==> flow/design.v <==
module synchronizer(
	input clk,
	input reset_n,
	input async,
	output logic sync
);
	logic d1;
	always_ff @(posedge clk) begin 
		if(~reset_n) begin
			 d1 <= 0;
			 sync <= 0;
		end else begin
			 d1 <= async;
			 sync <= d1;
		end
	end
endmodule
module ff #(parameter BIT_RESET = 1) (
	input clk,     
	input reset_n,   
	input D,
	input en_i,
	output logic Q
);
	always_ff @(posedge clk) begin : proc_
		if(~reset_n) begin
			Q <= BIT_RESET;
		end else if(en_i) begin
			Q <= D;
		end else Q <= Q;
	end
endmodule : ff
module parity (
    input  logic        parity_type_i,      
    input  logic [7:0]  data_i,
    input  logic [1:0]  data_bit_num_i,     
    output logic        parity_bit_o
);
    logic parity_calculated;
    always_comb begin
        case (data_bit_num_i)
            2'b00: parity_calculated = ^data_i[4:0];    
            2'b01: parity_calculated = ^data_i[5:0];    
            2'b10: parity_calculated = ^data_i[6:0];    
            2'b11: parity_calculated = ^data_i[7:0];    
            default: parity_calculated = ^data_i;       
        endcase
        parity_bit_o = (parity_type_i) ? parity_calculated : ~parity_calculated;
    end
endmodule : parity
module piso (
	input clk,     
	input reset_n,   
	input shift_en_i,
	input load_en_i,
	input load_d0_i,
	input [7:0] data_i,
	output logic tx_o
);	
	logic [7:0] data;
	wire  f1, f2, f3, f4, f5, f6, f7;
	assign data[7] = load_en_i ? data_i[7] : 1;
	assign data[6] = load_en_i ? data_i[6] : f7;
	assign data[5] = load_en_i ? data_i[5] : f6;
	assign data[4] = load_en_i ? data_i[4] : f5;
	assign data[3] = load_en_i ? data_i[3] : f4;
	assign data[2] = load_en_i ? data_i[2] : f3;
	assign data[1] = load_en_i ? data_i[1] : f2;
	assign data[0] = (load_d0_i) ? 0 : (load_en_i ? data_i[0] : f1);
	ff ff_1_inst (.clk(clk), .reset_n(reset_n), .en_i(shift_en_i), .D(data[0]), .Q(tx_o));
	ff ff_2_inst (.clk(clk), .reset_n(reset_n), .en_i(shift_en_i), .D(data[1]), .Q(f1));
	ff ff_3_inst (.clk(clk), .reset_n(reset_n), .en_i(shift_en_i), .D(data[2]), .Q(f2));
	ff ff_4_inst (.clk(clk), .reset_n(reset_n), .en_i(shift_en_i), .D(data[3]), .Q(f3));
	ff ff_5_inst (.clk(clk), .reset_n(reset_n), .en_i(shift_en_i), .D(data[4]), .Q(f4));
	ff ff_6_inst (.clk(clk), .reset_n(reset_n), .en_i(shift_en_i), .D(data[5]), .Q(f5));
	ff ff_7_inst (.clk(clk), .reset_n(reset_n), .en_i(shift_en_i), .D(data[6]), .Q(f6));
	ff ff_8_inst (.clk(clk), .reset_n(reset_n), .en_i(shift_en_i), .D(data[7]), .Q(f7));
endmodule 
module transmitter_controller (
	input clk,     
	input reset_n,   
	input tx_en_i,
	input start_tx_i,
	input trans_data_fi_i,
	input trans_stop_fi_i,
	input tick_d_i,
	input parity_en_i,
	input cts_ni,
	output logic trans_en_o,
	output logic tx_finish_o
);
	typedef enum logic [2:0] {
        IDLE,  
        CTS, 
        WAIT, 
        TRANS_START,  
        TRANS_DATA, 
        TRANS_PARITY,  
        TRANS_STOP, 
        FINISH 
    } state_t; 
	state_t current_state, next_state;
	always_ff @(posedge clk) begin 
		if(~reset_n) begin
				current_state <= IDLE;
		end else begin
				 current_state<= next_state;
			end
		end
	logic start_tx_d;
	always_ff @(posedge clk) begin 
		if(~reset_n) begin
			 start_tx_d<= 0;
		end else begin
			start_tx_d<= start_tx_i;
		end
	end
	assign negedge_start = start_tx_d & ~start_tx_i; 
	logic start_en_d, start_en_d1;
	always_ff @(posedge clk) begin : proc_
		if(~reset_n) begin
			start_en_d <= 0;
			start_en_d1 <= 0;
		end else begin
			start_en_d <= negedge_start;
			start_en_d1 <= start_en_d;
		end
	end
	always_comb begin
		case (current_state)
			IDLE:  next_state = (tx_en_i) ? CTS: IDLE;
			CTS: next_state = (~cts_ni) ? WAIT : (~tx_en_i) ? IDLE: CTS;
			WAIT: next_state = (cts_ni) ? CTS :  (~tx_en_i)? IDLE : (start_en_d1) ? TRANS_START : WAIT;
			TRANS_START: next_state =  (tick_d_i) ? TRANS_DATA: TRANS_START;
			TRANS_DATA: next_state = (trans_data_fi_i & parity_en_i) ? TRANS_PARITY : (trans_data_fi_i & ~parity_en_i) ? TRANS_STOP : TRANS_DATA;
			TRANS_PARITY: next_state = (tick_d_i) ? TRANS_STOP : TRANS_PARITY;
			TRANS_STOP: next_state = (trans_stop_fi_i) ? FINISH : TRANS_STOP;
			FINISH:	next_state = (tx_en_i & ~cts_ni & start_en_d1) ? TRANS_START : (tx_en_i & ~cts_ni) ? WAIT : (tx_en_i) ? CTS :  IDLE;
			default: next_state = IDLE; 
		endcase
	end
	always_comb begin
		trans_en_o = 1'b0;
		tx_finish_o = 1'b0;
		case (current_state)
			TRANS_START: begin
				trans_en_o = 1'b1;
			end
			TRANS_DATA: begin
				trans_en_o = 1'b1;
			end
			TRANS_PARITY: begin
				trans_en_o = 1'b1;
			end
			TRANS_STOP: begin
				trans_en_o = 1'b1;
			end
			FINISH:	tx_finish_o = 1'b1;
			default: begin
					trans_en_o = 1'b0;
		            tx_finish_o = 1'b0;
		    end
		endcase
	end
endmodule 	
module uart_transmitter(
    input clk,
    input reset_n,
    input start_tx_i,
    input tx_en_i,
    input parity_type_i,
    input parity_en_i,
    input [7:0] data_i,
    input tick_i,
    input stop_bit_num_i,
    input cts_ni,
    input [1:0] data_bit_num_i,
    output logic tx_o,
    output logic trans_fi_o
);
    logic [3:0] data_size;
    logic [3:0] cnt_data_trans;
    logic [1:0] stop_bit_size;
    logic [3:0] total_data;
    logic [7:0] data;
    wire trans_en;
    wire shift_en; 
    assign shift_en = trans_en ? tick_i : 1'b0;
    assign stop_bit_size = (stop_bit_num_i) ? 2: 1;
      always_comb begin
        case (data_bit_num_i)
            2'b00: begin
                data_size = 4'd5;
                data = {3'b111, data_i[4:0]};
            end
            2'b01: begin
                data_size = 4'd6;
                data = {2'b11, data_i[5:0]};
            end
            2'b10: begin
                data_size = 4'd7;
                data = {1'b1, data_i[6:0]};
            end
            2'b11: begin
                data_size = 4'd8;
                data = data_i;
            end
        endcase
        total_data = data_size + parity_en_i + stop_bit_size + 1;
    end
    logic [7:0] sampled_data;
    logic [3:0] total_data_sampled;
    logic [3:0] data_size_sampled;
    always_ff @(posedge clk) begin
        if(~reset_n) begin
            sampled_data <= 0;
            total_data_sampled <= 0;
            data_size_sampled <= 0;
        end else begin
            sampled_data <= data;
            total_data_sampled <= total_data;
            data_size_sampled <=  data_size;
        end
    end
    logic tick_d;
    always_ff @(posedge clk) begin
        if(~reset_n) begin
            tick_d <= 0;
        end else begin
            tick_d <= tick_i;
        end
    end
    always_ff @(posedge clk) begin 
            if(~reset_n) begin
                 cnt_data_trans <= 0;
            end else if(shift_en) begin
                 cnt_data_trans <=  cnt_data_trans + 1;
            end else if(~trans_en)  begin
                cnt_data_trans <= 0;
            end
        end 
    wire parity_bit_o;
    parity parity_inst
        (
            .parity_type_i (parity_type_i),
            .data_i        (sampled_data),
            .data_bit_num_i(data_bit_num_i),
            .parity_bit_o  (parity_bit_o)
        );
    wire trans_data_fi, trans_stop_fi;
    assign trans_data_fi = (cnt_data_trans == (1+ data_size_sampled));
    assign trans_stop_fi = (cnt_data_trans == total_data_sampled);
    wire load_d0;
    assign load_d0 = (~|cnt_data_trans) | (parity_en_i & ~parity_bit_o & trans_data_fi);
    wire load_en;
    assign load_en = cnt_data_trans == 1;
    logic load_d0_sampled;
    logic load_en_sampled;
    logic trans_data_fi_sampled;
    logic trans_stop_fi_sampled;
    always_ff @(posedge clk) begin
           if(~reset_n) begin
            load_d0_sampled <= 0;
            load_en_sampled <= 0;
            trans_data_fi_sampled <= 0;
            trans_stop_fi_sampled <= 0;
        end else begin
            load_d0_sampled <= load_d0;
            load_en_sampled <= load_en;
            trans_data_fi_sampled <=  trans_data_fi;
            trans_stop_fi_sampled <=  trans_stop_fi;
        end
    end
    transmitter_controller transmitter_controller_inst
        (
            .clk             (clk),
            .reset_n         (reset_n),
            .tx_en_i         (tx_en_i),
            .start_tx_i      (start_tx_i),
            .trans_data_fi_i (trans_data_fi_sampled),
            .trans_stop_fi_i (trans_stop_fi_sampled),
            .tick_d_i        (tick_d),
            .cts_ni         (cts_ni),
            .parity_en_i     (parity_en_i),
            .trans_en_o      (trans_en),
            .tx_finish_o     (trans_fi_o)
        );
    piso piso_inst
        (
            .clk        (clk),
            .reset_n    (reset_n),
            .shift_en_i (shift_en),
            .load_en_i  (load_en_sampled),
            .load_d0_i (load_d0_sampled),
            .data_i     (sampled_data),
            .tx_o       (tx_o)
        );
endmodule 
module transmitter_fifo #(parameter DEPTH = 16)(
	input clk,
	input reset_n,
	input [7:0] fifo_tx_i,
	input fifo_tx_push_i,
	input fifo_tx_pop_i,
	input fifo_tx_reset_i,
	output logic  [7:0] fifo_tx_o,
	output  fifo_tx_empty_o,
	output  fifo_tx_full_o
	);
   localparam PTR_WIDTH = $clog2(DEPTH);
   logic [7:0] mem [0:DEPTH-1];
   logic [PTR_WIDTH-1:0] rd_ptr, wr_ptr;
   logic [PTR_WIDTH:0]   count;
    assign  fifo_tx_empty_o = (count == 0);
    assign fifo_tx_full_o  = (count == DEPTH);
    assign fifo_tx_o = mem[rd_ptr];
     always_ff @(posedge clk) begin
        if (~reset_n ) begin
            rd_ptr <= 0;
            wr_ptr <= 0;
            count  <= 0;
        end else if(fifo_tx_reset_i)  begin 
             rd_ptr <= 0;
            wr_ptr <= 0;
            count  <= 0;
        end else begin
            if (fifo_tx_push_i & !fifo_tx_full_o) begin
                mem[wr_ptr] <= fifo_tx_i;
                wr_ptr <= wr_ptr + 1;
                count <= count + 1;
            end
            if (fifo_tx_pop_i & !fifo_tx_empty_o) begin
                rd_ptr <= rd_ptr + 1;
                count <= count - 1;
            end
        end
    end
endmodule
module uart_tx_top (
    input        clk,
    input        reset_n,
    input        fifo_en_i,              
    input        tx_en_i,
    input        parity_type_i,
    input        parity_en_i,
    input        tick_i,
    input fifo_tx_reset_i,
    input        stop_bit_num_i,
    input [1:0]  data_bit_num_i,
    input [7:0]  data_i,  
    input hf_en_i,
    input cts_ni,              
    input        write_data_i,  
    input start_tx_i,        
    output         tx_o,
    output         fifo_tx_empty_o,
    output         fifo_tx_full_o,
    output         trans_fi_o
);
    logic tx_busy;
    assign fifo_tx_pop = fifo_en_i & trans_fi_o & ~fifo_tx_empty_o;
    logic [7:0] fifo_data_out;
    logic       fifo_push;
    logic write_data_d1, write_data_d2;
    always_ff @(posedge clk) begin 
        if (~reset_n) begin
            write_data_d1 <= 0;
            write_data_d2 <= 0;
        end else begin
            write_data_d1 <= write_data_i;
            write_data_d2 <= write_data_d1;
        end
    end
    synchronizer inst_synchronizer (.clk(clk), .reset_n(reset_n), .async(cts_ni), .sync(cts_sync));
    logic tx_busy_pulse;
    assign negedge_write_data_en = ~write_data_d1 & write_data_d2;
    assign fifo_push = fifo_en_i & negedge_write_data_en;
    assign cts_n = hf_en_i ? cts_sync : 0;
    transmitter_fifo fifo_tx_inst (
        .clk(clk),
        .reset_n(reset_n),
        .fifo_tx_i(data_i),
        .fifo_tx_push_i(fifo_push),
        .fifo_tx_pop_i(fifo_tx_pop),
        .fifo_tx_reset_i(fifo_tx_reset_i), 
        .fifo_tx_o(fifo_data_out),
        .fifo_tx_empty_o(fifo_tx_empty_o),
        .fifo_tx_full_o(fifo_tx_full_o)
    );
    logic [7:0] tx_data_mux;
    logic       start_tx;
    always_comb begin
        if (fifo_en_i) begin
            tx_data_mux = fifo_data_out;
            start_tx = start_tx_i |  (~fifo_tx_empty_o & tx_busy_pulse);
        end else begin
            tx_data_mux = data_i;
            start_tx    = start_tx_i; 
        end
    end
    logic tx_busy_d;
    always_ff @(posedge clk) begin 
        if(~reset_n) begin
            tx_busy_d <= 0;
        end else begin
            tx_busy_d <= tx_busy;
        end
    end
    assign negedge_tx_busy = ~tx_busy & tx_busy_d;
        always_ff @(posedge clk) begin 
        if(~reset_n) begin
            tx_busy_pulse <= 0;
        end else if (negedge_tx_busy) begin
            tx_busy_pulse <= 1;
        end else begin
            tx_busy_pulse <= 0;
        end
    end
     always_ff @(posedge clk) begin
        if (~reset_n) begin
            tx_busy <= 1'b0;
        end else if (trans_fi_o) begin
            tx_busy <= 1'b0;
        end else if (start_tx & tx_en_i) begin
            tx_busy <= 1'b1;  
        end
    end
    uart_transmitter uart_tx_inst (
        .clk(clk),
        .reset_n(reset_n),
        .cts_ni(cts_n),
        .start_tx_i(start_tx),
        .tx_en_i(tx_en_i),
        .parity_type_i(parity_type_i),
        .parity_en_i(parity_en_i),
        .data_i(tx_data_mux),
        .tick_i(tick_i),
        .stop_bit_num_i(stop_bit_num_i),
        .data_bit_num_i(data_bit_num_i),
        .tx_o(tx_o),
        .trans_fi_o(trans_fi_o)
    );
endmodule
module shift_register(
		input clk,
		input reset_n,
		input shift_en_i,
		input data_i,
		output [7:0] data_o
	);
	logic [7:0] shift_regs;
	always_ff @(posedge clk) begin
		if(~reset_n) begin
			shift_regs <= 0;
		end else if(shift_en_i) begin
			 shift_regs <= {data_i, shift_regs[7:1]} ;
		end
	end
	assign data_o = shift_regs;
endmodule
module receiver_controller(
		input clk,
		input reset_n,
		input rx_en_i,
		input start_bit_detected_i,
		input clk_1x_i,
		input clk_2x_i,
		input receive_data_fi_i,
		input receive_total_fi_i,
		input parity_en_i,
		input rts_ni,
		output logic receive_en,
		output logic data_o_valid,
		output logic receive_data_en
	);
	typedef enum logic [2:0] {
        IDLE,  
        RTS, 
        SCAN,  
        WAIT_START,  
        RECEIVE_DATA, 
        RECEIVE_PARITY, 
        RECEIVE_STOP, 
        FINISH 
    } state_t; 
	state_t current_state, next_state;
	always_ff @(posedge clk) begin 
		if(~reset_n) begin
				current_state <= IDLE;
		end else begin
				 current_state<= next_state;
			end
		end
	always_comb begin
		case (current_state)
			IDLE:  next_state = (rx_en_i) ? RTS: IDLE;
			RTS: next_state = (~rts_ni) ? SCAN : (~rx_en_i) ? IDLE: RTS; 
			SCAN: next_state = (rts_ni) ? RTS : (~rx_en_i)? IDLE : (start_bit_detected_i) ? WAIT_START : SCAN;
			WAIT_START: next_state = (clk_1x_i) ? RECEIVE_DATA: WAIT_START;
			RECEIVE_DATA: next_state = (receive_data_fi_i & parity_en_i) ? RECEIVE_PARITY : (receive_data_fi_i & ~ parity_en_i) ? RECEIVE_STOP : RECEIVE_DATA;  
			RECEIVE_PARITY : next_state = (clk_2x_i) ? RECEIVE_STOP : RECEIVE_PARITY;
			RECEIVE_STOP: next_state = (receive_total_fi_i) ? FINISH: RECEIVE_STOP;
			FINISH: next_state =  (rx_en_i & ~rts_ni & start_bit_detected_i) ? WAIT_START : (rx_en_i & ~rts_ni) ? SCAN : (rx_en_i) ? RTS : IDLE;
		endcase
	end
	always_comb begin
		receive_data_en = 1'b0;
		receive_en = 1'b0;
		data_o_valid = 1'b0;
		case (current_state)
			RECEIVE_DATA: begin
				receive_data_en = 1'b1;
				receive_en = 1'b1;
			end
			RECEIVE_PARITY: begin
				receive_en = 1'b1;
			end
			RECEIVE_STOP: begin
				receive_en = 1'b1;
			end
			FINISH:	data_o_valid = 1'b1;
			default: begin
					receive_data_en = 1'b0;
                    receive_en = 1'b0;
                    data_o_valid = 1'b0;
			end
		endcase
	end
endmodule
module uart_receiver(
		input clk,
		input reset_n,
		input rx_en_i,
		input tick_i,
	    input parity_type_i,
	    input parity_en_i,
    	input tx_i,
   		input stop_bit_num_i,
    	input [1:0] data_bit_num_i,
    	output logic [7:0] data_o,
    	input rts_ni,
    	output logic data_o_valid,
    	output logic parity_err_o,
    	output logic stop_bit_err_o
    	);
		logic [3:0] clk_div;
	wire tx_sync;
	synchronizer sync(
		.clk(clk),
		.reset_n(reset_n),
		.async(tx_i),
		.sync(tx_sync)
		);
	logic d1;
	always_ff @(posedge clk) begin 
		if(~reset_n) begin
			d1 <= 0;
		end else begin
			d1 <= tx_sync;
		end
	end
  	logic [3:0] data_size;
    logic [1:0] stop_bit_size;
    logic [3:0] total_data_size;
	logic [3:0] data_size_sampled;
	logic [3:0] total_data_size_sampled;
    logic [7:0] data;
    wire [7:0] data_receive;
    wire receive_en;
    	wire receive_data_en;
	assign clk_1x = clk_div == 4'b1111 & tick_i;
	assign clk_2x = clk_div == 4'b1110 & tick_i;
	assign data_receive_en = clk_1x  & receive_en;
	assign shift_receive_en = clk_1x & receive_data_en;
	logic [3:0] count_data;
	assign receive_data_fi = count_data == data_size_sampled;
    assign receive_total_fi_i = count_data == total_data_size_sampled;
	assign start_bit_detected = (d1 & ~tx_sync);
	assign stop_bit_size = (stop_bit_num_i) ? 2 : 1;
	assign parity_check = count_data == data_size_sampled & data_receive_en;
	logic parity_check_sampled;
	logic parity_bit_sampled;
	assign parity_bit = (parity_check_sampled) ? tx_sync : 0; 
	wire expected_parity_bit = (^data) ^ parity_type_i;
	assign parity_err = (parity_en_i && parity_check_sampled) ?
						(parity_bit_sampled != expected_parity_bit) : 1'b0;
  	assign stop_bit_1_check = (count_data == data_size_sampled + parity_en_i) && data_receive_en; 
  	assign stop_bit_2_check = (count_data == data_size_sampled + parity_en_i + 1) && data_receive_en;
	logic stop_bit_1_check_sampled;
	logic stop_bit_2_check_sampled;
  	assign stop_bit_err = (stop_bit_1_check_sampled & (tx_sync != 1'b1)) |
                      (stop_bit_num_i & stop_bit_2_check_sampled & (tx_sync != 1'b1));
always_ff @(posedge clk) begin
		if(~reset_n) begin
			data_o <= 0;
		end else if(receive_total_fi_i) begin
				data_o <= data;
			end
		end
      always_comb begin
        case (data_bit_num_i)
            2'b00: begin
                data_size = 4'd5;
                data = {3'b000, data_receive[7:3]};
            end
            2'b01: begin
                data_size = 4'd6;
                data = {2'b00, data_receive[7:2]};
            end
            2'b10: begin
                data_size = 4'd7;
                data = {1'b0, data_receive[7:1]};
            end
            2'b11: begin
                data_size = 4'd8;
                data = data_receive;
            end
        endcase
        total_data_size = data_size + parity_en_i + stop_bit_size;
    end
	always_ff @(posedge clk) begin
		if(~reset_n) begin
			 parity_err_o <= 0;
			 data_size_sampled <= 0;
			 total_data_size_sampled <= 0;
			 parity_check_sampled <= 0;
			 parity_bit_sampled <= 0;
			 stop_bit_1_check_sampled <= 0;
			 stop_bit_2_check_sampled <= 0;
			 stop_bit_err_o <= 0;
		end else begin
			 parity_err_o <= parity_err;
			 data_size_sampled <= data_size;
			 total_data_size_sampled <= total_data_size;
			 parity_check_sampled <= parity_check;
			 parity_bit_sampled <= parity_bit;
			 stop_bit_1_check_sampled <= stop_bit_1_check;
			 stop_bit_2_check_sampled <= stop_bit_2_check;
			 stop_bit_err_o <= stop_bit_err;
		end
	end
	always_ff @(posedge clk) begin
		if(~reset_n) begin
			 count_data <= 0;
		end else if(data_receive_en) begin
			 count_data <= count_data + 1;
		end else if(receive_total_fi_i) begin
				count_data <= 0;
			end
	end
	always_ff @(posedge clk) begin 
		if(~reset_n) begin
			clk_div <= 0;
		end else if(tick_i) begin
			clk_div <= clk_div + 1;
		end
	end
		shift_register shift_register_inst
		(
			.clk        (clk),
			.reset_n    (reset_n),
			.shift_en_i (shift_receive_en),
			.data_i     (tx_sync),
			.data_o     (data_receive)
		);
	receiver_controller receiver_controller_inst
		(
			.clk                  (clk),
			.reset_n              (reset_n),
			.rx_en_i              (rx_en_i),
			.rts_ni              (rts_ni),
			.start_bit_detected_i (start_bit_detected),
			.clk_1x_i             (clk_1x),
			.clk_2x_i             (clk_2x),
			.receive_data_fi_i    (receive_data_fi),
			.receive_total_fi_i   (receive_total_fi_i),
			.parity_en_i          (parity_en_i),
			.receive_data_en      (receive_data_en),
			.data_o_valid         (data_o_valid),
			.receive_en (receive_en)
		);
endmodule
module receiver_fifo #(
    parameter DEPTH = 16
)(
    input            clk,
    input             reset_n,
    input   [7:0] fifo_rx_i,
    input               fifo_rx_push_i,
    input               fifo_rx_pop_i,
    input               fifo_rx_reset_i,
    input   [1:0]       fifo_rx_trig_level_i,
    output logic [7:0] fifo_rx_o,
    output              fifo_rx_empty_o,
    output              fifo_rx_full_o,
    output fifo_rx_triggered_o
    );
    localparam PTR_WIDTH = $clog2(DEPTH);
    logic [7:0] mem [0:DEPTH-1];
    logic [PTR_WIDTH-1:0] rd_ptr, wr_ptr;
    logic [PTR_WIDTH:0]   count;
    logic [PTR_WIDTH:0] trig_level;
    always_comb begin
        case (fifo_rx_trig_level_i)
            2'd0: trig_level = 1;
            2'd1: trig_level = 4;
            2'd2: trig_level = 8;
            default: trig_level = 14;
        endcase
    end
    assign fifo_rx_triggered_o = (count >= trig_level);
    assign fifo_rx_empty_o = (count == 0);
    assign fifo_rx_full_o  = (count == DEPTH);
    assign fifo_rx_o = mem[rd_ptr];
    always_ff @(posedge clk) begin
        if (~reset_n) begin
            rd_ptr <= 0;
            wr_ptr <= 0;
            count  <= 0;
        end else if(fifo_rx_reset_i) begin
            rd_ptr <= 0;
            wr_ptr <= 0;
            count  <= 0;
        end else begin
            if (fifo_rx_push_i & !fifo_rx_full_o) begin
                mem[wr_ptr] <= fifo_rx_i;
                wr_ptr <= wr_ptr + 1;
                count <= count + 1;
            end
            if (fifo_rx_pop_i & !fifo_rx_empty_o) begin
                rd_ptr <= rd_ptr + 1;
                count <= count - 1;
            end
        end
    end
endmodule
module uart_rx_top (
    input        clk,
    input        reset_n,
    input        rx_en_i,
    input        tick_i,
    input        parity_type_i,
    input        parity_en_i,
    input        tx_i,
    input fifo_rx_reset_i,
    input        stop_bit_num_i,
    input [1:0]  data_bit_num_i,
    input        fifo_en_i,    
    input  force_rts_i,                
    input        fifo_rx_pop_i,
    input [1:0]  fifo_rx_trig_level_i,
    input        hf_en_i,
    input rdr_empty_i,
    output logic [7:0]  data_o,
    output logic        data_o_valid,
    output logic        parity_err_o,
    output logic        stop_bit_err_o,
    output logic        fifo_rx_empty_o,
    output fifo_rx_overrun,
    output logic rts_no
);
    logic [7:0] receiver_data;
    logic       receiver_data_valid;
    wire fifo_rx_full_o;
    wire trigger_fifo_lt_14;
    assign trigger_fifo_lt_14 = ~(fifo_rx_trig_level_i[0] & fifo_rx_trig_level_i[1]);
    uart_receiver uart_rx_inst (
        .clk(clk),
        .reset_n(reset_n),
        .rx_en_i(rx_en_i),
        .tick_i(tick_i),
        .parity_type_i(parity_type_i),
        .parity_en_i(parity_en_i),
        .tx_i(tx_i),
        .rts_ni        (rts_no),
        .stop_bit_num_i(stop_bit_num_i),
        .data_bit_num_i(data_bit_num_i),
        .data_o(receiver_data),
        .data_o_valid(receiver_data_valid),
        .parity_err_o(parity_err_o),
        .stop_bit_err_o(stop_bit_err_o)
    );
    wire fifo_rx_triggered;
    logic [7:0] fifo_out;
    logic       fifo_push;
    always_ff @(posedge clk) begin
        if(~reset_n) begin
            rts_no <= 0;
        end else if(hf_en_i) begin
           if(force_rts_i) begin
            rts_no <= 0;
            end else if( (~fifo_en_i & ~rdr_empty_i) | (fifo_en_i &(trigger_fifo_lt_14 & fifo_rx_triggered) | (~trigger_fifo_lt_14 & fifo_rx_triggered))) begin 
                rts_no <= 1;
            end else if(  (~fifo_en_i & rdr_empty_i) | (fifo_en_i & (trigger_fifo_lt_14 & rts_no & fifo_rx_empty_o) | (~trigger_fifo_lt_14 & ~fifo_rx_triggered))) begin
                rts_no <= 0;
            end
         end
    end
    assign fifo_push = fifo_en_i && receiver_data_valid;
    receiver_fifo fifo_rx_inst (
        .clk(clk),
        .reset_n(reset_n),
        .fifo_rx_i(receiver_data),
        .fifo_rx_push_i(fifo_push),
        .fifo_rx_pop_i(fifo_rx_pop_i),
        .fifo_rx_reset_i(fifo_rx_reset_i),  
        .fifo_rx_o(fifo_out),
        .fifo_rx_empty_o(fifo_rx_empty_o),
        .fifo_rx_trig_level_i(fifo_rx_trig_level_i),
        .fifo_rx_full_o(fifo_rx_full_o),
        .fifo_rx_triggered_o (fifo_rx_triggered)
           );
    logic fifo_rx_pop_d;
    always_ff @(posedge clk) begin 
        if(~reset_n) begin
            fifo_rx_pop_d <= 0;
        end else begin
            fifo_rx_pop_d <= fifo_rx_pop_i;
        end
    end
    wire negedge_rx_pop= ~fifo_rx_pop_i & fifo_rx_pop_d;
    assign fifo_rx_overrun = fifo_en_i & fifo_rx_full_o & receiver_data_valid;
    logic [7:0] msg;
    logic data_valid;
    always_comb begin
        if (fifo_en_i) begin
            msg       = fifo_out;
            data_valid = (fifo_rx_empty_o & receiver_data_valid) | (~fifo_rx_empty_o & negedge_rx_pop );
        end else begin
            msg       = receiver_data;
            data_valid = receiver_data_valid;
        end
    end
    logic data_valid_d;
    always_ff @(posedge clk) begin : proc_
        if(~reset_n) begin
            data_o_valid <= 0;
            data_valid_d <= 0;      
        end else  begin
            data_valid_d <= data_valid;
             data_o_valid <= data_valid_d;
        end
    end
    always_ff @(posedge clk) begin
        if(~reset_n) begin
            data_o <= 0;
        end else if(data_valid_d) begin
            data_o <= msg;
        end
    end
endmodule
module baud_generator #(
    parameter SYSTEM_FREQUENCY = 50_000_000,
    parameter SAMPLING_RATE = 16
) (
    input clk,
    input reset_n,
    input [2:0] baud_sl_i,
    output logic tick_tx,
    output logic tick_rx
);
    logic [31:0] BIT_PERIOD_TX, BIT_PERIOD_RX;
    logic [31:0] counter_tx, counter_rx;
    logic [2:0] baud_sl_prev;
    logic baud_changed;
    logic [31:0] BIT_PERIOD_TX_SEL, BIT_PERIOD_RX_SEL;
    always_comb begin
        case (baud_sl_i)
            3'd0: begin BIT_PERIOD_TX_SEL = SYSTEM_FREQUENCY / 4800;   BIT_PERIOD_RX_SEL = SYSTEM_FREQUENCY / (16 *4800);   end
            3'd1: begin BIT_PERIOD_TX_SEL = SYSTEM_FREQUENCY / 9600;   BIT_PERIOD_RX_SEL = SYSTEM_FREQUENCY / (16 *9600);   end
            3'd2: begin BIT_PERIOD_TX_SEL = SYSTEM_FREQUENCY / 14400;  BIT_PERIOD_RX_SEL = SYSTEM_FREQUENCY / (16 *14400);  end
            3'd3: begin BIT_PERIOD_TX_SEL = SYSTEM_FREQUENCY / 19200;  BIT_PERIOD_RX_SEL = SYSTEM_FREQUENCY / (16 *19200);  end
            3'd4: begin BIT_PERIOD_TX_SEL = SYSTEM_FREQUENCY / 38400;  BIT_PERIOD_RX_SEL = SYSTEM_FREQUENCY / (16 *38400);  end
            3'd5: begin BIT_PERIOD_TX_SEL = SYSTEM_FREQUENCY / 57600;  BIT_PERIOD_RX_SEL = SYSTEM_FREQUENCY / (16 *57600);  end
            3'd6: begin BIT_PERIOD_TX_SEL = SYSTEM_FREQUENCY / 115200; BIT_PERIOD_RX_SEL = SYSTEM_FREQUENCY / (16 *115200); end
            default: begin BIT_PERIOD_TX_SEL = SYSTEM_FREQUENCY / 230400; BIT_PERIOD_RX_SEL = SYSTEM_FREQUENCY / (16 *230400); end
        endcase
    end
    always_ff @(posedge clk) begin
        if (!reset_n) begin
            baud_sl_prev <= 0;
            baud_changed <= 0;
        end else begin
            baud_changed <= (baud_sl_i != baud_sl_prev);
            baud_sl_prev <= baud_sl_i;
        end
    end
    always_ff @(posedge clk) begin : proc_
        if(~reset_n) begin
            BIT_PERIOD_TX <= SYSTEM_FREQUENCY / 115200;
            BIT_PERIOD_RX <= SYSTEM_FREQUENCY / (16 *115200);
        end else if(baud_changed) begin
            BIT_PERIOD_TX <= BIT_PERIOD_TX_SEL;
            BIT_PERIOD_RX <= BIT_PERIOD_RX_SEL;
        end
    end
    always_ff @(posedge clk) begin
        if (~reset_n ) begin
            counter_tx <= 0;
            tick_tx <= 0;
        end else if(baud_changed) begin
         counter_tx <= 0;
            tick_tx <= 0;
        end else begin
            if (counter_tx == BIT_PERIOD_TX - 1) begin
                counter_tx <= 0;
                tick_tx <= 1;
            end else begin
                counter_tx <= counter_tx + 1;
                tick_tx <= 0;
            end
        end
    end
    always_ff @(posedge clk) begin
        if (!reset_n || baud_changed) begin
            counter_rx <= 0;
            tick_rx <= 0;
        end else begin
            if (counter_rx == BIT_PERIOD_RX - 1) begin
                counter_rx <= 0;
                tick_rx <= 1;
            end else begin
                counter_rx <= counter_rx + 1;
                tick_rx <= 0;
            end
        end
    end
endmodule
module apb_controller(
	input clk,
	input reset_n,
	input psel_i,
	input penable_i,
	input addr_err_i,
	output logic pready_o,
	output logic act_en_o,
	output logic pslverr_o
);
assign pslverr_o = addr_err_i & pready_o;
	typedef enum logic [1:0] {
    IDLE   = 2'b00,
    SETUP  = 2'b01,
    WAIT_ = 2'b10,
    ACCESS = 2'b11
  } state_e;
  state_e current_state, next_state;
  always_ff @(posedge clk) begin
    if (~reset_n) begin
      current_state <= IDLE;
    end else begin
      current_state <= next_state;
    end
  end
   always_comb begin
    next_state = IDLE;
    case (current_state)
      IDLE: begin
        if (psel_i & !penable_i) begin
          next_state = SETUP;
        end
      end
      SETUP: begin
      	if(~psel_i) next_state = IDLE;
      	else if(penable_i) next_state = WAIT_;
      	else next_state = SETUP;
      end
      WAIT_: begin
      	next_state = ACCESS;
      end
      ACCESS: begin
      	next_state = IDLE;
      end
      default: next_state = IDLE;
    endcase
  end
 always_comb begin
 	pready_o = 1'b0;
 	act_en_o = 1'b0;
    case (current_state)
      IDLE: begin
      end
      SETUP: begin
      end
      WAIT_: begin
      	act_en_o = 1'b1;
      end
      ACCESS: begin
      	pready_o = 1'b1;
      end
    endcase
  end
endmodule 
module register_file (
	input        clk,            
	input        reset_n,
	input [11:0] addr_i,
	input        wr_rd_i,
	input        en_i,
	input [31:0] pwdata_i,
	input [3:0]  byte_strobe_i,
	output logic [31:0] prdata_o,
	output logic [31:0] tdr_o,
	input [31:0] rdr_i,
	output logic [31:0] lcr_o,
	output logic [31:0] ocr_o,
	input [31:0] lsr_i,
	output logic [31:0] fcr_o,
	output logic [31:0] ier_o,
	input [31:0] iir_i,
  output logic [31:0] hcr_o,
	output logic        addr_err_o
);
    localparam logic [11:0] ADDR_TDR = 12'h000;
    localparam logic [11:0] ADDR_RDR = 12'h004;
    localparam logic [11:0] ADDR_LCR = 12'h008;
    localparam logic [11:0] ADDR_OCR = 12'h00C;
    localparam logic [11:0] ADDR_LSR = 12'h010;
    localparam logic [11:0] ADDR_FCR = 12'h014;
    localparam logic [11:0] ADDR_IER = 12'h018;
    localparam logic [11:0] ADDR_IIR = 12'h01C;
    localparam logic [11:0] ADDR_HCR = 12'h020;
  wire start_tx_pulse;
  assign start_tx_pulse = ocr_o[1];
  always_ff @(posedge clk) begin
    if (~reset_n) begin
      tdr_o       <= 32'b0;
      lcr_o       <= 32'b0;
      ocr_o       <= 32'b0;
      fcr_o       <= 32'b0;
      ier_o       <= 32'b0;
      hcr_o <=    32'b0;
      prdata_o    <= 32'b0;
      addr_err_o  <= 1'b0;
    end else begin
      addr_err_o <= 1'b0;
      if (start_tx_pulse) begin
        ocr_o[1] <= 1'b0; 
      end
      if (en_i & wr_rd_i) begin   
        unique case (addr_i)
          ADDR_TDR: begin
            if (byte_strobe_i[0]) tdr_o[7:0]    <= pwdata_i[7:0];
            if (byte_strobe_i[1]) tdr_o[15:8]   <= pwdata_i[15:8];
            if (byte_strobe_i[2]) tdr_o[23:16]  <= pwdata_i[23:16];
            if (byte_strobe_i[3]) tdr_o[31:24]  <= pwdata_i[31:24];
          end
        ADDR_LCR: begin
          if (byte_strobe_i[0]) lcr_o[7:0]    <= pwdata_i[7:0];
          if (byte_strobe_i[1]) lcr_o[15:8]   <= pwdata_i[15:8];
          if (byte_strobe_i[2]) lcr_o[23:16]  <= pwdata_i[23:16];
          if (byte_strobe_i[3]) lcr_o[31:24]  <= pwdata_i[31:24];
        end
        ADDR_OCR: begin
          if (byte_strobe_i[0]) ocr_o[7:0]    <= pwdata_i[7:0];
          if (byte_strobe_i[1]) ocr_o[15:8]   <= pwdata_i[15:8];
          if (byte_strobe_i[2]) ocr_o[23:16]  <= pwdata_i[23:16];
          if (byte_strobe_i[3]) ocr_o[31:24]  <= pwdata_i[31:24];
        end
        ADDR_FCR: begin
          if (byte_strobe_i[0]) fcr_o[7:0]    <= pwdata_i[7:0];
          if (byte_strobe_i[1]) fcr_o[15:8]   <= pwdata_i[15:8];
          if (byte_strobe_i[2]) fcr_o[23:16]  <= pwdata_i[23:16];
          if (byte_strobe_i[3]) fcr_o[31:24]  <= pwdata_i[31:24];
        end
        ADDR_IER: begin
          if (byte_strobe_i[0]) ier_o[7:0]    <= pwdata_i[7:0];
          if (byte_strobe_i[1]) ier_o[15:8]   <= pwdata_i[15:8];
          if (byte_strobe_i[2]) ier_o[23:16]  <= pwdata_i[23:16];
          if (byte_strobe_i[3]) ier_o[31:24]  <= pwdata_i[31:24];
        end
      ADDR_HCR: begin
        if (byte_strobe_i[0]) hcr_o[7:0]    <= pwdata_i[7:0];
        if (byte_strobe_i[1]) hcr_o[15:8]   <= pwdata_i[15:8];
        if (byte_strobe_i[2]) hcr_o[23:16]  <= pwdata_i[23:16];
        if (byte_strobe_i[3]) hcr_o[31:24]  <= pwdata_i[31:24];
      end
      default: addr_err_o <= 1'b1;
    endcase
    end else if (en_i & !wr_rd_i) begin   
        unique case (addr_i)
          ADDR_TDR: prdata_o <= tdr_o;
          ADDR_RDR: prdata_o <= rdr_i;
          ADDR_LCR: prdata_o <= lcr_o;
          ADDR_OCR: prdata_o <= ocr_o;
          ADDR_LSR: prdata_o <= lsr_i;
          ADDR_FCR: prdata_o <= fcr_o;
          ADDR_IER: prdata_o <= ier_o;
          ADDR_IIR: prdata_o <= iir_i;
          ADDR_HCR: prdata_o <= hcr_o;
          default: begin
            prdata_o   <= 32'b0;
            addr_err_o <= 1'b1;
          end
        endcase
      end
    end
  end
endmodule
module apb_slave (
	input clk,    
	input preset_n,  
	input psel,
	input penable,
	input pwrite,
	input[11:0] paddr,
	input[3:0] pstrb,
	input[31:0] pwdata,
	output pready,
	output pslverr,
	output[31:0] prdata,
	output [31:0] tdr,
	input  [31:0] rdr,
	output logic [31:0] lcr,
	output logic [31:0] ocr,
	input [31:0] lsr,
	output logic [31:0] fcr,
	output logic [31:0] ier,
	input [31:0] iir,
	output logic [31:0] hcr
);
	logic addr_err;
	logic register_access_en;
	apb_controller apb_controller_inst
		(
			.clk        (clk),
			.reset_n    (preset_n),
			.psel_i     (psel),
			.penable_i  (penable),
			.addr_err_i (addr_err),
			.pready_o   (pready),
			.act_en_o   (register_access_en),
			.pslverr_o  (pslverr)
		);
	register_file register_file_inst
		(
			.clk           (clk),
			.reset_n       (preset_n),
			.addr_i        (paddr),
			.wr_rd_i       (pwrite),
			.en_i          (register_access_en),
			.pwdata_i      (pwdata),
			.byte_strobe_i (pstrb),
			.prdata_o      (prdata),
			.tdr_o         (tdr),
			.rdr_i         (rdr),
			.lcr_o         (lcr),
			.ocr_o         (ocr),
			.lsr_i         (lsr),
			.fcr_o         (fcr),
			.ier_o         (ier),
			.iir_i         (iir),
	.hcr_o        (hcr),
			.addr_err_o    (addr_err)
		);
endmodule 
module apb_uart #(
    parameter SYSTEM_FREQUENCY = 50_000_000,
    parameter SAMPLING_RATE = 16
)(
    input pclk,  
    input preset_n,  
    input psel,
    input penable,
    input pwrite,
    input[11:0] paddr,
    input[3:0] pstrb,
    input[31:0] pwdata,
    output pready,
    output pslverr,
    output[31:0] prdata,
    output irq,
    output logic baud_o,
    output logic tick_rx, 
    input cts_n,
    input rx,
    output tx,
    output rts_n
);
    localparam logic [11:0] ADDR_TDR = 12'h000;
    localparam logic [11:0] ADDR_RDR = 12'h004;
    localparam logic [11:0] ADDR_LCR = 12'h008;
    localparam logic [11:0] ADDR_OCR = 12'h00C;
    localparam logic [11:0] ADDR_LSR = 12'h010;
    localparam logic [11:0] ADDR_FCR = 12'h014;
    localparam logic [11:0] ADDR_IER = 12'h018;
    localparam logic [11:0] ADDR_IIR = 12'h01C;
    localparam logic [11:0] ADDR_HCR = 12'h020;
    logic [31:0] tdr;
    logic [31:0] rdr;
    logic [31:0] lcr;
    logic [31:0] ocr;
    logic [31:0] lsr;
    logic [31:0] fcr;
    logic [31:0] ier;
    logic [31:0] iir;
    logic [31:0] hcr;
    logic [31:0] pwdata_d;
    logic psel_d;
    logic penable_d;
    logic pwrite_d;
    logic [11:0] paddr_d;
    logic [3:0] pstrb_d;
    always_ff @(posedge pclk or negedge preset_n) begin
        if(~preset_n) begin
             pwdata_d<= 0;
             psel_d <= 0;
             penable_d <= 0;
             pwrite_d <= 0;
             paddr_d <= 0;
             pstrb_d <= 0;
        end else begin
            pwdata_d <= pwdata;
            psel_d <= psel;
            penable_d <= penable;
            pwrite_d <= pwrite;
            paddr_d <= paddr;
            pstrb_d <= pstrb;
        end
    end
    apb_slave apb_slave_inst
        (
            .clk      (pclk),
            .preset_n (preset_n),
            .psel     (psel_d),
            .penable  (penable_d),
            .pwrite   (pwrite_d),
            .paddr    (paddr_d),
            .pstrb    (pstrb_d),
            .pwdata   (pwdata_d),
            .pready   (pready),
            .pslverr  (pslverr),
            .prdata   (prdata),
            .tdr      (tdr),
            .rdr      (rdr),
            .lcr      (lcr),
            .ocr      (ocr),
            .lsr      (lsr),
            .fcr      (fcr),
            .ier      (ier),
            .iir      (iir),
            .hcr     (hcr)
        );
    assign cpu_read_rdr = pready & !pwrite & paddr == ADDR_RDR;
    assign cpu_write_tdr = pready & pwrite & paddr == ADDR_TDR;
    assign cpu_read_lsr = pready & !pwrite & paddr == ADDR_LSR;
    assign cpu_read_iir = pready & !pwrite & paddr == ADDR_IIR;
    logic tdr_empty;
    wire data_o_valid;
    wire fifo_rx_empty;
    wire fifo_rx_overrun;
    wire parity_err;
    wire stop_bit_err;
    logic rdr_empty;
    wire [7:0] data_received;
    wire fifo_tx_empty;
    wire fifo_tx_full;
    wire lsr0_set;
    assign lsr1_set = (~fcr[0] & ~rdr_empty) | (fcr[0] & ~fifo_rx_empty);
    assign lsr2_set = parity_err;
    assign lsr3_set = stop_bit_err;
    assign lsr4_set = (~fcr[0] & tdr_empty) | (fcr[0] & fifo_tx_empty);
    assign lsr5_set = (fcr[0] & parity_err & stop_bit_err);
    assign lsr6_set = (~fcr[0] & ~rdr_empty & data_o_valid) | fifo_rx_overrun;
    logic [31:0] prdata_prev;
    always_ff @(posedge pclk or negedge preset_n) begin 
        if(~preset_n) begin
            prdata_prev <= 0;
        end else begin
            prdata_prev <= prdata;
        end
    end
    assign lsr0_reset = cpu_read_lsr & ~prdata_prev[0] & prdata[0];
    assign lsr1_reset = (~fcr[0] & rdr_empty) | (fcr[0] & fifo_rx_empty);
    assign lsr2_reset = cpu_read_lsr & ~prdata_prev[2] & prdata[2];
    assign lsr3_reset = cpu_read_lsr & ~prdata_prev[3] & prdata[3];
    assign lsr4_reset = (~fcr[0] & ~tdr_empty) | (fcr[0] & ~fifo_tx_empty);
    assign lsr5_reset = cpu_read_lsr & ~prdata_prev[5] & prdata[5];
    assign lsr6_reset = cpu_read_lsr & ~prdata_prev[6] & prdata[6];
    logic cpu_write_tdr_d;
    always_ff @(posedge pclk or negedge preset_n) begin
        if (~preset_n) cpu_write_tdr_d <= 0;
        else cpu_write_tdr_d <= cpu_write_tdr;
    end  
    always_ff @(posedge pclk or negedge preset_n) begin 
        if(~preset_n) begin
             tdr_empty<= 1;
        end else if(cpu_write_tdr_d) begin
             tdr_empty <= 0;
        end else if((~fcr[0] &~tdr_empty & ocr[1] ) | (fcr[0] & ocr[1] & fifo_tx_empty)) begin
            tdr_empty <= 1;
        end
    end
    assign fifo_rx_pop_ready = cpu_read_rdr & ~fifo_rx_empty;
    logic fifo_rx_pop;
    always_ff @(posedge pclk or negedge preset_n) begin
        if(~preset_n) begin
            fifo_rx_pop <= 0;
        end else begin
            fifo_rx_pop <= fifo_rx_pop_ready;
        end
    end
    assign tick_tx = baud_o;
    baud_generator #(
        .SYSTEM_FREQUENCY(SYSTEM_FREQUENCY),
        .SAMPLING_RATE(SAMPLING_RATE)
    ) baud_gen_inst (
        .clk(pclk),
        .reset_n(preset_n),
        .baud_sl_i(lcr[7:5]),
        .tick_tx(baud_o),
        .tick_rx(tick_rx)
    );
    uart_tx_top uart_tx_top_inst
        (
            .clk             (pclk),
            .reset_n         (preset_n),
            .fifo_en_i       (fcr[0]),
            .tx_en_i         (ocr[0]),
            .parity_type_i   (lcr[4]),
            .parity_en_i     (lcr[3]),
            .tick_i          (tick_tx),
            .stop_bit_num_i  (lcr[2]),
            .cts_ni           (cts_n),
            .hf_en_i         (hcr[0]),
            .data_bit_num_i  (lcr[1:0]),
            .fifo_tx_reset_i(fcr[2]),
            .data_i          (tdr[7:0]),
            .write_data_i    (cpu_write_tdr_d), 
            .start_tx_i  (ocr[1]), 
            .tx_o            (tx),
            .fifo_tx_empty_o (fifo_tx_empty),
            .fifo_tx_full_o  (fifo_tx_full),
            .trans_fi_o       (lsr0_set)
        );
    uart_rx_top uart_rx_top_inst
        (
            .clk                  (pclk),
            .reset_n              (preset_n),
            .rx_en_i              (ocr[2]),
            .tick_i               (tick_rx),
            .parity_type_i        (lcr[4]),
            .parity_en_i          (lcr[3]),
            .tx_i                 (rx),
            .stop_bit_num_i       (lcr[2]),
            .data_bit_num_i       (lcr[1:0]),
            .fifo_en_i              (fcr[0]),
            .fifo_rx_reset_i     (fcr[1]),
            .fifo_rx_trig_level_i(fcr[4:3]),
            .hf_en_i             (hcr[0]),
            .force_rts_i          (hcr[1]),
            .fifo_rx_pop_i        (fifo_rx_pop),
            .data_o               (data_received),
            .data_o_valid         (data_o_valid),
            .parity_err_o         (parity_err),
            .stop_bit_err_o       (stop_bit_err),
            .fifo_rx_empty_o      (fifo_rx_empty),
            .fifo_rx_overrun     (fifo_rx_overrun),
            .rts_no              (rts_n),
            .rdr_empty_i      (rdr_empty)
        );
    always_ff @(posedge pclk or negedge preset_n) begin 
        if(~preset_n) begin
            lsr[31:0] <= 0;
        end else begin
            if(lsr0_set) begin
                lsr[0] <= 1;
            end 
            if(lsr0_reset) begin
                lsr[0] <= 0;
            end
            if(lsr1_set) begin
                lsr[1] <= 1;
            end 
            if(lsr1_reset) begin
                lsr[1] <= 0;
            end
            if(lsr2_set) begin
                lsr[2] <= 1;
            end 
            if(lsr2_reset) begin
                lsr[2] <= 0;
            end
            if(lsr3_set) begin
                lsr[3] <= 1;
            end 
            if(lsr3_reset) begin
                lsr[3] <= 0;
            end
            if(lsr4_set) begin
                lsr[4] <= 1;
            end 
            if(lsr4_reset) begin
                lsr[4] <= 0;
            end
            if(lsr5_set) begin
                lsr[5] <= 1;
            end 
            if(lsr5_reset) begin
                lsr[5] <= 0;
            end
            if(lsr6_set) begin
                lsr[6] <= 1;
            end 
            if(lsr6_reset) begin
                lsr[6] <= 0;
            end
        end
    end
    always_ff @(posedge pclk or negedge preset_n) begin 
        if(~preset_n) begin
            rdr <= 0;
            rdr_empty <= 1;
        end else if(data_o_valid) begin
            rdr <= {24'b0, data_received};
            rdr_empty <= 1'b0;
        end else if(cpu_read_rdr) begin
            rdr_empty <= 1'b1;
        end
    end
    wire lsr_stt = (lsr[2] | lsr[3]  | lsr[5] | lsr[6]);
       always_ff @(posedge pclk or negedge preset_n) begin 
        if(~preset_n) begin
            iir <= 32'h00000001; 
        end else begin
            if(cpu_read_iir) begin
                iir[2:0] <=  3'b001; 
            end else begin
                if(ier[2] & lsr_stt) begin
                    iir[2:0] <=  3'b110; 
                end else if(ier[0] & ~rdr_empty) begin
                    iir[2:0] <=  3'b100; 
                end else if(ier[1] & tdr_empty & ocr[1]) begin
                    iir[2:0] <=  3'b010; 
                end 
            end
        end
    end
    assign irq = ~iir[0];
endmodule
# From RTL to reports: apb_uart
# Module apb_uart before and after one edit of its RTL, step after step.
# Lines under "before" count in the file above, lines under "after" in the edited file.
# "delta": "after" minus "before" as printed here.
# Operators: Yosys type, input widths -> output width; for muxes data width and select width s.
# Library cell names are shortened.
# The mark n/a stands for no value.
# design
top_module,apb_uart
clock_port,pclk
cell_library,sky130hd
lib_corner,tt_025C_1v80

# The edit
# The edit as a unified diff against the file above.
# A script made this edit. It changes what the design does and was not meant as an optimisation.
# begin of diff
@@ -1207,5 +1207,4 @@
              penable_d <= 0;
              pwrite_d <= 0;
-             paddr_d <= 0;
              pstrb_d <= 0;
         end else begin
@@ -1214,8 +1213,8 @@
             penable_d <= penable;
             pwrite_d <= pwrite;
-            paddr_d <= paddr;
             pstrb_d <= pstrb;
         end
     end
+    always_comb paddr_d = paddr;
     apb_slave apb_slave_inst
         (
# end of diff

# Elaborated design
# Source: Yosys, flattened and elaborated, memories not mapped. Widths are those after wreduce. Print and check cells do not count.
# Yosys's memory passes give these memory sizes; they may raise the number of words (mostly to a power of two), join words into wider ones and drop unused or constant bits.
# word_totals
element,before,after,delta
reg_bits,565,553,-12
mem_bits_rw,256,256,0
clocked_rd_ports_x_width,16,16,0
memories,2,2,0
input_bits,55,55,0
out_inout_bits,39,39,0
word_cells,528,523,-5
# classes
element,before,after,delta
n_addsub,24,24,0
n_cmp,1,1,0
n_eq,55,52,-3
muxes,124,124,0
logic,126,126,0
reduce_and_logical,85,84,-1
# mem_list
element,before,after
mem_shapes,uart_rx_top_inst.fifo_rx_inst.mem 16x8 r1 w1; uart_tx_top_inst.fifo_tx_inst.mem 16x8 r1 w1,uart_rx_top_inst.fifo_rx_inst.mem 16x8 r1 w1; uart_tx_top_inst.fifo_tx_inst.mem 16x8 r1 w1
# ops
op,before,after,delta
$eq 12x5->1 const B,6,4,-2
$eq 12x3->1 const B,2,1,-1
$logic_not 12->1,2,1,-1
# Operator kinds equal on both sides are left out: 69.

# Logic depth
# Longest topological path by Yosys (ltp), each cell counted once; first at word level (registers and memories cut), then after technology mapping (sequential cells cut; the memories' decode and read muxes count).
# depth
element,before,after,delta
word_depth,10,10,0
ABC_AREA,0,0,n/a
mapped_depth,12,12,0
ltp_nobuf,12,12,0

# Synthesis result
# Yosys stat after the flow's synthesis: flattened, memories mapped to cells. It holds for the ABC_AREA given above (unset counts as 0); a run with the other value may have another netlist.
# by_type
cell,before,after,delta
nor2_1,260,291,31
a31oi_1,42,14,-28
o21ai_0,84,110,26
nor3_2,27,1,-26
nand2_1,436,461,25
mux2i_1,79,103,24
a221o_1,0,23,23
a222oi_1,27,6,-21
a21oi_1,232,252,20
and3_1,24,41,17
nand3_1,73,60,-13
dfrtp_1,75,63,-12
a22oi_1,20,8,-12
buf_1,7,17,10
clkbuf_1,131,122,-9
xor2_1,73,82,9
buf_2,13,4,-9
nand2b_1,26,18,-8
# Cell types equal on both sides are left out: 14.
# The list need not be complete.
# mapped
element,before,after,delta
cell_count,3020,3028,8
area_um2,33271.9,32832.7,-439.2
seq_area_um2,19172.1,18871.8,-300.3
flip_flops,810,798,-12
n_buf,159,149,-10
# By module: a second synthesis without flattening, with its own total; a netlist apart from the flattened one above.
# unflattened
element,before,after,delta
cells_unflattened,3180,3167,-13
area_unflattened_um2,35167.5,34872.2,-295.3
# Rows give one instance, submodules left out.
# modules_before
module,instances,cells,area_um2,mod_seq_area_um2
register_file,1,1213,10251.1,4504.3
receiver_fifo,1,339,5893.2,4184.0
transmitter_fifo,1,324,5816.8,4184.0
baud_generator,1,606,5257.5,2102.0
apb_uart,1,136,2371.0,1955.6
uart_receiver,1,193,1779.2,620.6
uart_transmitter,1,116,1172.4,500.5
uart_rx_top,1,56,559.3,240.2
transmitter_controller,1,41,415.4,220.2
receiver_controller,1,33,326.6,160.2
shift_register,1,25,301.5,160.2
uart_tx_top,1,28,289.0,100.1
ff,8,3,33.8,20.0
apb_controller,1,14,142.6,80.1
# before: Further modules, not shown: 4.
# modules_after
module,instances,cells,area_um2,mod_seq_area_um2
register_file,1,1213,10251.1,4504.3
receiver_fifo,1,339,5893.2,4184.0
transmitter_fifo,1,324,5816.8,4184.0
baud_generator,1,606,5257.5,2102.0
apb_uart,1,123,2075.7,1655.3
uart_receiver,1,193,1779.2,620.6
uart_transmitter,1,116,1172.4,500.5
uart_rx_top,1,56,559.3,240.2
transmitter_controller,1,41,415.4,220.2
receiver_controller,1,33,326.6,160.2
shift_register,1,25,301.5,160.2
uart_tx_top,1,28,289.0,100.1
ff,8,3,33.8,20.0
apb_controller,1,14,142.6,80.1
# after: Further modules, not shown: 4.

# Timing after synthesis
# OpenSTA on the mapped netlist: ideal clock, no wires. The path of least setup slack (recovery checks aside). Input and output delay are each 20% of the period. Register names are those of the netlist, which keeps one name where synthesis merged equal registers.
# synth_path
element,before,after,delta
path_kind,in2reg,in2reg,n/a
startpoint,input port preset_n,input port paddr[9],n/a
endpoint,memory uart_rx_top_inst.fifo_rx_inst.mem[0][0],register apb_slave_inst.register_file_inst.prdata_o[11],n/a
period_ns,20.0,20.0,0.0
input_delay_ns,4.000,4.000,0.000
setup_ns,0.395,0.074,-0.321
launch_ns,4.000,4.000,0.000
arrival_ns,5.458,5.826,0.368
required_time_ns,19.605,19.926,0.321
path_slack_ns,14.147,14.100,-0.047
path_delay_ns,1.853,1.900,0.047
driving_pins,4,9,5
n_path_buf,2,3,1
synth_period_reached_ns,5.853,5.9,0.047
# "path_delay_ns" = arrival - input delay + setup time.
# "driving_pins": output pins that drive a net of the path, with the launching flip-flop's if there is one; two outputs of one cell count as two.
# "synth_period_reached_ns" is the clock period less the worst setup slack; recovery checks do not enter. This is arithmetic on one report: input and output delays are still those of the set period (20% each).
# Between the ends stands the longest chain of elaborated cells between them, by number of cells; it is not shown to be the way that was timed. Of several equally long chains one is given.
# A line is the first line of the expression or statement that the cell stems from. Yosys adds cells for indexed reads and writes and turns some case tables into memories.
# A register here has more assigning lines than the two given.
# before: The path ends at the enable pin of a flip-flop; only ways to that pin are counted.
# synth_between_before
path_cell_list,clkbuf_1 nand2b_1 clkbuf_1 nor4_1
elab_chain_cells,1
cone_cells,2
cone_lines,1
cone_classes,mux: 2
# synth_rtl_before
element,line_no,rtl
start: declaration,1161,"input preset_n,"
$mux 4,716,if (~reset_n) begin
end: declaration,699,logic [7:0] mem [0:DEPTH-1];
# synth_between_after
path_cell_list,nor4_1 and2_1 clkbuf_1 nand2_1 nor3_1 clkbuf_1 buf_1 a221oi_1 o21ai_0
elab_chain_cells,2
cone_cells,10
cone_classes,eq/ne: 8; mux: 1; reduce/logical: 1
# synth_rtl_after
element,line_no,rtl
start: declaration,1165,"input[11:0] paddr,"
$eq 12x6->1,1080,unique case (addr_i)
$pmux 32 s9,1080,
end: assignment,1081,ADDR_TDR: prdata_o <= tdr_o;
end: assignment,1082,ADDR_RDR: prdata_o <= rdr_i;
end: declaration,1001,"output logic [31:0] prdata_o,"

# Timing after layout
# From the final timing report of the runs of pair A: the path of least setup slack in the routed layout; clock arrival at registers is part of the times.
# layout_path
element,before,after,delta
path_kind,reg2out,in2reg,n/a
startpoint,register baud_gen_inst.tick_tx,input port paddr[3],n/a
endpoint,output port baud_o,register apb_slave_inst.register_file_inst.ier_o[10],n/a
period_ns,20.0,20.0,0.0
input_delay_ns,n/a,4.00,n/a
output_delay_ns,4.00,n/a,n/a
setup_ns,n/a,0.14,n/a
launch_ns,0.62,4.00,3.38
arrival_ns,2.08,7.15,5.07
required_time_ns,16.00,20.51,4.51
path_slack_ns,13.92,13.36,-0.56
driving_pins,2,7,5
n_path_buf,1,2,1
# Between the ends stands the longest chain of elaborated cells between them, by number of cells; it is not shown to be the way that was timed. Of several equally long chains one is given.
# A register here has more assigning lines than the two given.
# layout_between_before
path_cell_list,dfxtp_1 clkdlybuf4s50_1
elab_chain_cells,0
cone_cells,0
cone_lines,0
# layout_rtl_before
element,line_no,rtl
start: declaration,859,"output logic tick_tx,"
start: assignment,900,tick_tx <= 0;
start: assignment,903,tick_tx <= 0;
end: declaration,1172,"output logic baud_o,"
# layout_between_after
path_cell_list,clkdlybuf4s50_1 nand2_1 nor3_2 buf_4 nand2_1 nand2_1 a21oi_1
elab_chain_cells,2
cone_cells,2
cone_classes,eq/ne: 1; reduce/logical: 1
# layout_rtl_after
element,line_no,rtl
start: declaration,1165,"input[11:0] paddr,"
$eq 12x5->1,1040,unique case (addr_i)
$reduce_and 3->1,n/a,
end: assignment,1030,ier_o       <= 32'b0;
end: assignment,1067,if (byte_strobe_i[1]) ier_o[15:8]   <= pwdata_i[15:8];
end: declaration,1008,"output logic [31:0] ier_o,"

# Measured runs
# Runs of the flow (Yosys, OpenROAD) on both versions; the two runs of a pair have the same settings. The constraints put input and output delay at 20% of the set period each and load the outputs with 0.01 pF.
# settings_pair_A
CORE_UTILIZATION,40
period_ns,20.0
CAP_MARGIN,20
CORE_MARGIN,2
SLEW_MARGIN,20
# measured_pair_A
element,before,after,delta
synthesis_area_um2,33271.9,32832.7,-439.2
dieArea_um2,85503.6,84390.2,-1113.4
finalCellArea_um2,37923.9,37537.3,-386.6
finalUtil_pct,46.1,45.9,-0.2
ws_setup_ns,13.924,13.361,-0.563
tns_setup_ns,0.000,0.000,0.000
fin_hold_ws_ns,0.379,0.417,0.038
power_total_uw,3346,3324,-22
timing.achieved_period_ns,6.076,6.639,0.563
# settings_pair_B
CELL_PAD_IN_SITES_DETAIL_PLACEMENT,1
CORE_MARGIN,7
CORE_UTILIZATION,45
CTS_CLUSTER_DIAMETER,336
CTS_CLUSTER_SIZE,38
GPL_ROUTABILITY_DRIVEN,0
GPL_TIMING_DRIVEN,0
PLACE_DENSITY_LB_ADDON,0.05
SLEW_MARGIN,20
period_ns,3.97
CAP_MARGIN,20
# measured_pair_B
element,before,after,delta
synthesis_area_um2,33271.9,32832.7,-439.2
dieArea_um2,81747.4,80721.3,-1026.1
finalCellArea_um2,36232.2,35691.7,-540.5
finalUtil_pct,49.6,49.7,0.1
ws_setup_ns,0.267,0.185,-0.082
tns_setup_ns,0.000,0.000,0.000
power_total_uw,12844,12461,-383
timing.achieved_period_ns,3.703,3.785,0.082
# By "timing.achieved_period_ns" is meant the clock period of the run minus its worst setup slack. This is arithmetic on one report: input and output delays are still those of the set period (20% each).
# "power_total_uw" rests on the timing tool's default activity at the inputs, not on a simulated workload.
